==> flow/design.v <==
module std_fp_mult_pipe #(
    parameter WIDTH = 32,
    parameter INT_WIDTH = 16,
    parameter FRAC_WIDTH = 16,
    parameter SIGNED = 0
) (
    input  logic [WIDTH-1:0] left,
    input  logic [WIDTH-1:0] right,
    input  logic             go,
    input  logic             clk,
    input  logic             reset,
    output logic [WIDTH-1:0] out,
    output logic             done
);
  logic [WIDTH-1:0]          rtmp;
  logic [WIDTH-1:0]          ltmp;
  logic [(WIDTH << 1) - 1:0] out_tmp;
  logic done_buf[2:0];
  assign done = done_buf[2];
  assign out = out_tmp[(WIDTH << 1) - INT_WIDTH - 1 : WIDTH - INT_WIDTH];
  logic start;
  assign start = go & done_buf[0] == 0 & done_buf[1] == 0;
  always_ff @(posedge clk) begin
    if (start)
      done_buf[0] <= 1;
    else
      done_buf[0] <= 0;
  end
  always_ff @(posedge clk) begin
    if (go) begin
      done_buf[2] <= done_buf[1];
      done_buf[1] <= done_buf[0];
    end else begin
      done_buf[2] <= 0;
      done_buf[1] <= 0;
    end
  end
  always_ff @(posedge clk) begin
    if (reset) begin
      rtmp <= 0;
      ltmp <= 0;
      out_tmp <= 0;
    end else if (go) begin
      if (SIGNED) begin
        rtmp <= $signed(right);
        ltmp <= $signed(left);
        out_tmp <= $signed(
          { {WIDTH{ltmp[WIDTH-1]}}, ltmp} *
          { {WIDTH{rtmp[WIDTH-1]}}, rtmp}
        );
      end else begin
        rtmp <= right;
        ltmp <= left;
        out_tmp <= ltmp * rtmp;
      end
    end else begin
      rtmp <= 0;
      ltmp <= 0;
      out_tmp <= out_tmp;
    end
  end
endmodule
module std_fp_smult_pipe #(
    parameter WIDTH = 32,
    parameter INT_WIDTH = 16,
    parameter FRAC_WIDTH = 16
) (
    input  [WIDTH-1:0]              left,
    input  [WIDTH-1:0]              right,
    input  logic                    reset,
    input  logic                    go,
    input  logic                    clk,
    output logic [WIDTH-1:0]        out,
    output logic                    done
);
  std_fp_mult_pipe #(
    .WIDTH(WIDTH),
    .INT_WIDTH(INT_WIDTH),
    .FRAC_WIDTH(FRAC_WIDTH),
    .SIGNED(1)
  ) comp (
    .clk(clk),
    .done(done),
    .reset(reset),
    .go(go),
    .left(left),
    .right(right),
    .out(out)
  );
endmodule
Subject: tool reports on std_fp_smult_pipe

Hi,

### From RTL to reports: std_fp_smult_pipe

Tool output for the design above before and after an edit, in the order of the flow.
Lines under "before" count in the file above, lines under "after" in the edited file.
"change" is "after" less "before", of the values as shown.
Cell names lack the library's common part.
The mark -- stands for no value.

| inputs | value |
|---|---|
| top | std_fp_smult_pipe |
| clock | clk |
| cell library | sky130hd |
| timing corner | tt_025C_1v80 |

### Diff

Unified diff, file above to edited file.
A script made this edit. It changes what the design does and was not meant as an optimisation.

```diff
@@ -37,9 +37,5 @@
   end
   always_ff @(posedge clk) begin
-    if (reset) begin
-      rtmp <= 0;
-      ltmp <= 0;
-      out_tmp <= 0;
-    end else if (go) begin
+    if (go) begin
       if (SIGNED) begin
         rtmp <= $signed(right);
```

### Word level

Counts by Yosys on the flattened word-level netlist (proc, flatten, opt, wreduce). Print and check cells are left out. Cells with the same type and inputs are merged into one.

Bit counts:

| what | before | after | change |
|---|---|---|---|
| register bits after elaboration | 115 | 115 | 0 |
| input port bits | 67 | 67 | 0 |
| output and inout port bits | 33 | 33 | 0 |
| cells after elaboration | 14 | 12 | -2 |

Cells by class:

| what | before | after | change |
|---|---|---|---|
| multipliers | 1 | 1 | 0 |
| muxes and demuxes | 1 | 1 | 0 |
| bitwise logic cells | 5 | 4 | -1 |
| reductions and logical operators | 1 | 0 | -1 |

Operators by type and width:

| cell | before | after | change |
|---|---|---|---|
| 1-bit inverter | 3 | 2 | -1 |
| 2-bit OR reduction | 1 | 0 | -1 |
| 1-bit AND | 2 | 2 | 0 |
| 32-bit by 32-bit multiplier with 48-bit output | 1 | 1 | 0 |
| 1-bit two-way mux | 1 | 1 | 0 |

### Logic depth

Yosys ltp: most cells in a row. Word level: on the elaborated netlist, between registers, memories and ports. Mapped: between sequential cells and ports; inverters and the memories' decode and read muxes count.

Depth:

| what | before | after | change |
|---|---|---|---|
| depth in word-level cells | 4 | 4 | 0 |
| ABC_AREA | 0 | 0 | -- |
| mapped depth | 30 | 28 | -2 |
| depth with buffers taken out | 27 | 26 | -1 |

### Synthesis result

The flow's flattened synthesis, as Yosys stat reports it; memories are mapped. The netlist is that of the ABC_AREA named above (0 if unset); the other value can give another one.

Cells by type:

| cell | before | after | change |
|---|---|---|---|
| dfxtp_1 | 99 | 67 | -32 |
| edfxtp_1 | 0 | 32 | +32 |
| mux2i_1 | 20 | 0 | -20 |
| clkbuf_1 | 191 | 176 | -15 |
| a21o_1 | 25 | 10 | -15 |
| nor2_1 | 38 | 24 | -14 |
| xnor2_1 | 47 | 58 | +11 |
| o21ai_0 | 23 | 13 | -10 |
| o21ai_1 | 2 | 9 | +7 |
| a21oi_1 | 37 | 43 | +6 |
| nand2b_1 | 14 | 8 | -6 |
| nor3b_1 | 7 | 1 | -6 |
| nand3_1 | 10 | 5 | -5 |
| inv_1 | 786 | 782 | -4 |
| and2_1 | 532 | 528 | -4 |
| o21bai_1 | 6 | 2 | -4 |
| a221oi_1 | 4 | 0 | -4 |
| o22ai_1 | 4 | 0 | -4 |

Not every row of either side is listed.

Synthesis totals:

| what | before | after | change |
|---|---|---|---|
| cells in the netlist | 3391 | 3285 | -106 |
| synthesis area (sq um) | 31769.2 | 31408.9 | -360.3 |
| sequential part of the area (sq um) | 1981.9 | 2302.2 | +320.3 |
| flip-flops | 99 | 99 | 0 |
| buffer cells | 193 | 177 | -16 |

By module: a second synthesis without flattening, with its own total; a netlist apart from the flattened one above.

Unflattened totals:

| what | before | after | change |
|---|---|---|---|
| cells (unflattened synthesis) | 3375 | 3282 | -93 |
| area (unflattened synthesis) (sq um) | 31739.2 | 31497.7 | -241.5 |

Rows give one instance, submodules left out.

By module, before:

| module | instances | cells | area (sq um) | seq. area (sq um) |
|---|---|---|---|---|
| std_fp_mult_pipe | 1 | 3375 | 31739.2 | 1981.9 |
| std_fp_smult_pipe | 1 | 0 | 0.0 | 0.0 |

By module, after:

| module | instances | cells | area (sq um) | seq. area (sq um) |
|---|---|---|---|---|
| std_fp_mult_pipe | 1 | 3282 | 31497.7 | 2302.2 |
| std_fp_smult_pipe | 1 | 0 | 0.0 | 0.0 |

### Timing after synthesis

Path of least setup slack by OpenSTA after synthesis, without wires, with an ideal clock, recovery checks aside; 20% of the period is set as input and as output delay. Where synthesis merged equal registers, the netlist keeps one of their names.

Timing after synthesis:

| what | before | after | change |
|---|---|---|---|
| path type | reg-to-reg | reg-to-reg | -- |
| start point | register comp.ltmp[31] | register comp.ltmp[31] | -- |
| end point | register comp.out_tmp[43] | register comp.out_tmp[46] | -- |
| period (ns) | 7.5 | 7.5 | 0.0 |
| library setup time (ns) | 0.116 | 0.266 | +0.150 |
| launch time at the first pin (ns) | 0.000 | 0.000 | 0.000 |
| arrival (ns) | 7.168 | 6.829 | -0.339 |
| required time (ns) | 7.384 | 7.234 | -0.150 |
| setup slack (ns) | 0.216 | 0.405 | +0.189 |
| delay of the path (ns) | 7.284 | 7.095 | -0.189 |
| stages | 26 | 25 | -1 |
| buffers on the path | 2 | 1 | -1 |
| synthesis period reached (ns) | 7.284 | 7.095 | -0.189 |

"delay of the path" is the arrival time less input delay plus setup time.
"stages" counts driving pins, that of a launching flip-flop among them; a cell with two outputs on the path counts twice.
"synthesis period reached" is the clock period less the worst setup slack; recovery checks do not enter. This is arithmetic on one report: input and output delays are still those of the set period (20% each).
The rows between start and end are the longest chain of elaborated cells between them; the timing report does not say that the signal goes this way. Where chains are equally long, one stands for them.
A line is the first line of the expression or statement that the cell stems from. Yosys adds cells for indexed reads and writes and turns some case tables into memories.
A register here has more assigning lines than the two given.

| on the way, after synthesis, before | value |
|---|---|
| cells stage by stage | dfxtp_1 clkbuf_1 nand2_1 inv_1 fa_1 fa_1 fa_1 inv_1 fa_1 inv_1 fa_1 fa_1 fa_1 inv_1 fa_1 inv_1 ha_1 clkbuf_1 a21o_1 o21bai_1 a21o_1 a221oi_1 nand2_1 and2_1 or3_1 a31o_2 |
| cells in the longest elaborated chain | 1 |
| elaborated cells between the ends (all ways) | 1 |
| RTL lines with such cells | 1 |
| classes of those cells | 1 x mul |

RTL lines, path after synthesis, before:

| what | RTL line | source |
|---|---|---|
| start: declaration | 16 | `logic [WIDTH-1:0]          ltmp;` |
| start: assignment | 46 | `ltmp <= $signed(left);` |
| start: assignment | 53 | `ltmp <= left;` |
| 32-bit by 32-bit multiplier with 48-bit output | 48 | `{ {WIDTH{ltmp[WIDTH-1]}}, ltmp} *` |
| end: assignment | 47 | `out_tmp <= $signed(` |
| end: assignment | 54 | `out_tmp <= ltmp * rtmp;` |
| end: declaration | 17 | `logic [(WIDTH << 1) - 1:0] out_tmp;` |

| on the way, after synthesis, after | value |
|---|---|
| cells stage by stage | dfxtp_1 clkbuf_1 nand2_1 inv_1 fa_1 fa_1 fa_1 inv_1 fa_1 inv_1 fa_1 fa_1 fa_1 inv_1 fa_1 inv_1 ha_1 a21o_1 a21o_1 a21oi_1 o21bai_1 a21o_1 a2111oi_0 nor3_1 xor2_1 |
| cells in the longest elaborated chain | 1 |
| elaborated cells between the ends (all ways) | 1 |
| RTL lines with such cells | 1 |
| classes of those cells | 1 x mul |

RTL lines, path after synthesis, after:

| what | RTL line | source |
|---|---|---|
| start: declaration | 16 | `logic [WIDTH-1:0]          ltmp;` |
| start: assignment | 42 | `ltmp <= $signed(left);` |
| start: assignment | 49 | `ltmp <= left;` |
| 32-bit by 32-bit multiplier with 48-bit output | 44 | `{ {WIDTH{ltmp[WIDTH-1]}}, ltmp} *` |
| end: assignment | 43 | `out_tmp <= $signed(` |
| end: assignment | 50 | `out_tmp <= ltmp * rtmp;` |
| end: declaration | 17 | `logic [(WIDTH << 1) - 1:0] out_tmp;` |

### Worst path after layout

Path of least setup slack in the final report of the runs of set A (OpenROAD, finished layout, wires in). Where an end is a register, its clock arrival counts in the times.

Timing after layout:

| what | before | after | change |
|---|---|---|---|
| path type | reg-to-reg | reg-to-reg | -- |
| start point | register comp.rtmp[5] | register comp.ltmp[13] | -- |
| end point | register comp.out_tmp[41] | register comp.out_tmp[46] | -- |
| period (ns) | 7.37 | 7.37 | 0.00 |
| library setup time (ns) | 0.10 | 0.25 | +0.15 |
| launch time at the first pin (ns) | 0.41 | 0.41 | 0.00 |
| arrival (ns) | 7.46 | 7.32 | -0.14 |
| required time (ns) | 7.67 | 7.54 | -0.13 |
| setup slack (ns) | 0.21 | 0.22 | +0.01 |
| stages | 24 | 26 | +2 |
| buffers on the path | 2 | 4 | +2 |

The rows between start and end are the longest chain of elaborated cells between them; the timing report does not say that the signal goes this way. Where chains are equally long, one stands for them.
A register here has more assigning lines than the two given.

| on the way, after layout, before | value |
|---|---|
| cells stage by stage | dfxtp_4 buf_12 buf_4 and2_1 fa_1 fa_1 fa_1 inv_1 fa_1 inv_1 fa_1 fa_1 fa_1 fa_1 ha_4 nand2_1 o21ai_1 nor2_1 o21bai_2 nand3_1 o31ai_4 a41oi_2 or4b_1 o311ai_1 |
| cells in the longest elaborated chain | 1 |
| elaborated cells between the ends (all ways) | 1 |
| RTL lines with such cells | 1 |
| classes of those cells | 1 x mul |

RTL lines, path after layout, before:

| what | RTL line | source |
|---|---|---|
| start: declaration | 15 | `logic [WIDTH-1:0]          rtmp;` |
| start: assignment | 45 | `rtmp <= $signed(right);` |
| start: assignment | 52 | `rtmp <= right;` |
| 32-bit by 32-bit multiplier with 48-bit output | 48 | `{ {WIDTH{ltmp[WIDTH-1]}}, ltmp} *` |
| end: assignment | 47 | `out_tmp <= $signed(` |
| end: assignment | 54 | `out_tmp <= ltmp * rtmp;` |
| end: declaration | 17 | `logic [(WIDTH << 1) - 1:0] out_tmp;` |

| on the way, after layout, after | value |
|---|---|
| cells stage by stage | dfxtp_1 buf_12 buf_12 and2_1 fa_1 fa_1 fa_1 inv_1 fa_1 inv_1 fa_1 fa_1 fa_1 fa_1 ha_1 a21o_1 a21o_1 a21oi_2 o211ai_4 a31oi_1 buf_4 o21ai_2 buf_4 a2111oi_2 nor3_1 xor2_1 |
| cells in the longest elaborated chain | 1 |
| elaborated cells between the ends (all ways) | 1 |
| RTL lines with such cells | 1 |
| classes of those cells | 1 x mul |

RTL lines, path after layout, after:

| what | RTL line | source |
|---|---|---|
| start: declaration | 16 | `logic [WIDTH-1:0]          ltmp;` |
| start: assignment | 42 | `ltmp <= $signed(left);` |
| start: assignment | 49 | `ltmp <= left;` |
| 32-bit by 32-bit multiplier with 48-bit output | 44 | `{ {WIDTH{ltmp[WIDTH-1]}}, ltmp} *` |
| end: assignment | 43 | `out_tmp <= $signed(` |
| end: assignment | 50 | `out_tmp <= ltmp * rtmp;` |
| end: declaration | 17 | `logic [(WIDTH << 1) - 1:0] out_tmp;` |

### Flow runs

Both versions went through the flow (Yosys, OpenROAD) with the same settings in each pair. Constraints: input delay and output delay 20% of the set period each, output load 0.01 pF.

| settings, set A | value |
|---|---|
| period_ns | 7.37 |
| CAP_MARGIN | 20 |
| CORE_MARGIN | 2 |
| CORE_UTILIZATION | 40 |
| SLEW_MARGIN | 20 |

Results, set A:

| what | before | after | change |
|---|---|---|---|
| Yosys chip area after synthesis (sq um) | 31769.2 | 31408.9 | -360.3 |
| full die area (sq um) | 81693.1 | 80781.0 | -912.1 |
| std-cell area (final layout) (sq um) | 36010.8 | 36279.8 | +269.0 |
| utilization after layout | 0.457 | 0.468 | +0.011 |
| worst setup slack after layout (ns) | 0.210 | 0.215 | +0.005 |
| total negative slack on setup checks (ns) | 0.000 | 0.000 | 0.000 |
| lowest hold slack (ns) | 0.422 | 0.414 | -0.008 |
| reached clock period (ns) | 7.160 | 7.155 | -0.005 |

| settings, set B | value |
|---|---|
| CELL_PAD_IN_SITES_DETAIL_PLACEMENT | 2 |
| CORE_ASPECT_RATIO | 1.31 |
| CORE_UTILIZATION | 43 |
| GPL_ROUTABILITY_DRIVEN | 1 |
| HOLD_SLACK_MARGIN | 0.17 |
| MAX_ROUTING_LAYER | met5 |
| MIN_ROUTING_LAYER | met1 |
| PLACE_DENSITY_LB_ADDON | 0.01 |
| period_ns | 8.0 |
| CAP_MARGIN | 20 |
| CORE_MARGIN | 2 |
| SLEW_MARGIN | 20 |

Results, set B:

| what | before | after | change |
|---|---|---|---|
| Yosys chip area after synthesis (sq um) | 31769.2 | 31408.9 | -360.3 |
| full die area (sq um) | 76093.1 | 75241.1 | -852.0 |
| std-cell area (final layout) (sq um) | 35146.2 | 35066.1 | -80.1 |
| utilization after layout | 0.478 | 0.484 | +0.006 |
| worst setup slack after layout (ns) | 0.299 | 0.254 | -0.045 |
| total negative slack on setup checks (ns) | 0.000 | 0.000 | 0.000 |
| lowest hold slack (ns) | 0.425 | 0.415 | -0.010 |
| reached clock period (ns) | 7.701 | 7.746 | +0.045 |

By "reached clock period" is meant the clock period of the run minus its worst setup slack. This is arithmetic on one report: input and output delays are still those of the set period (20% each).

Regards
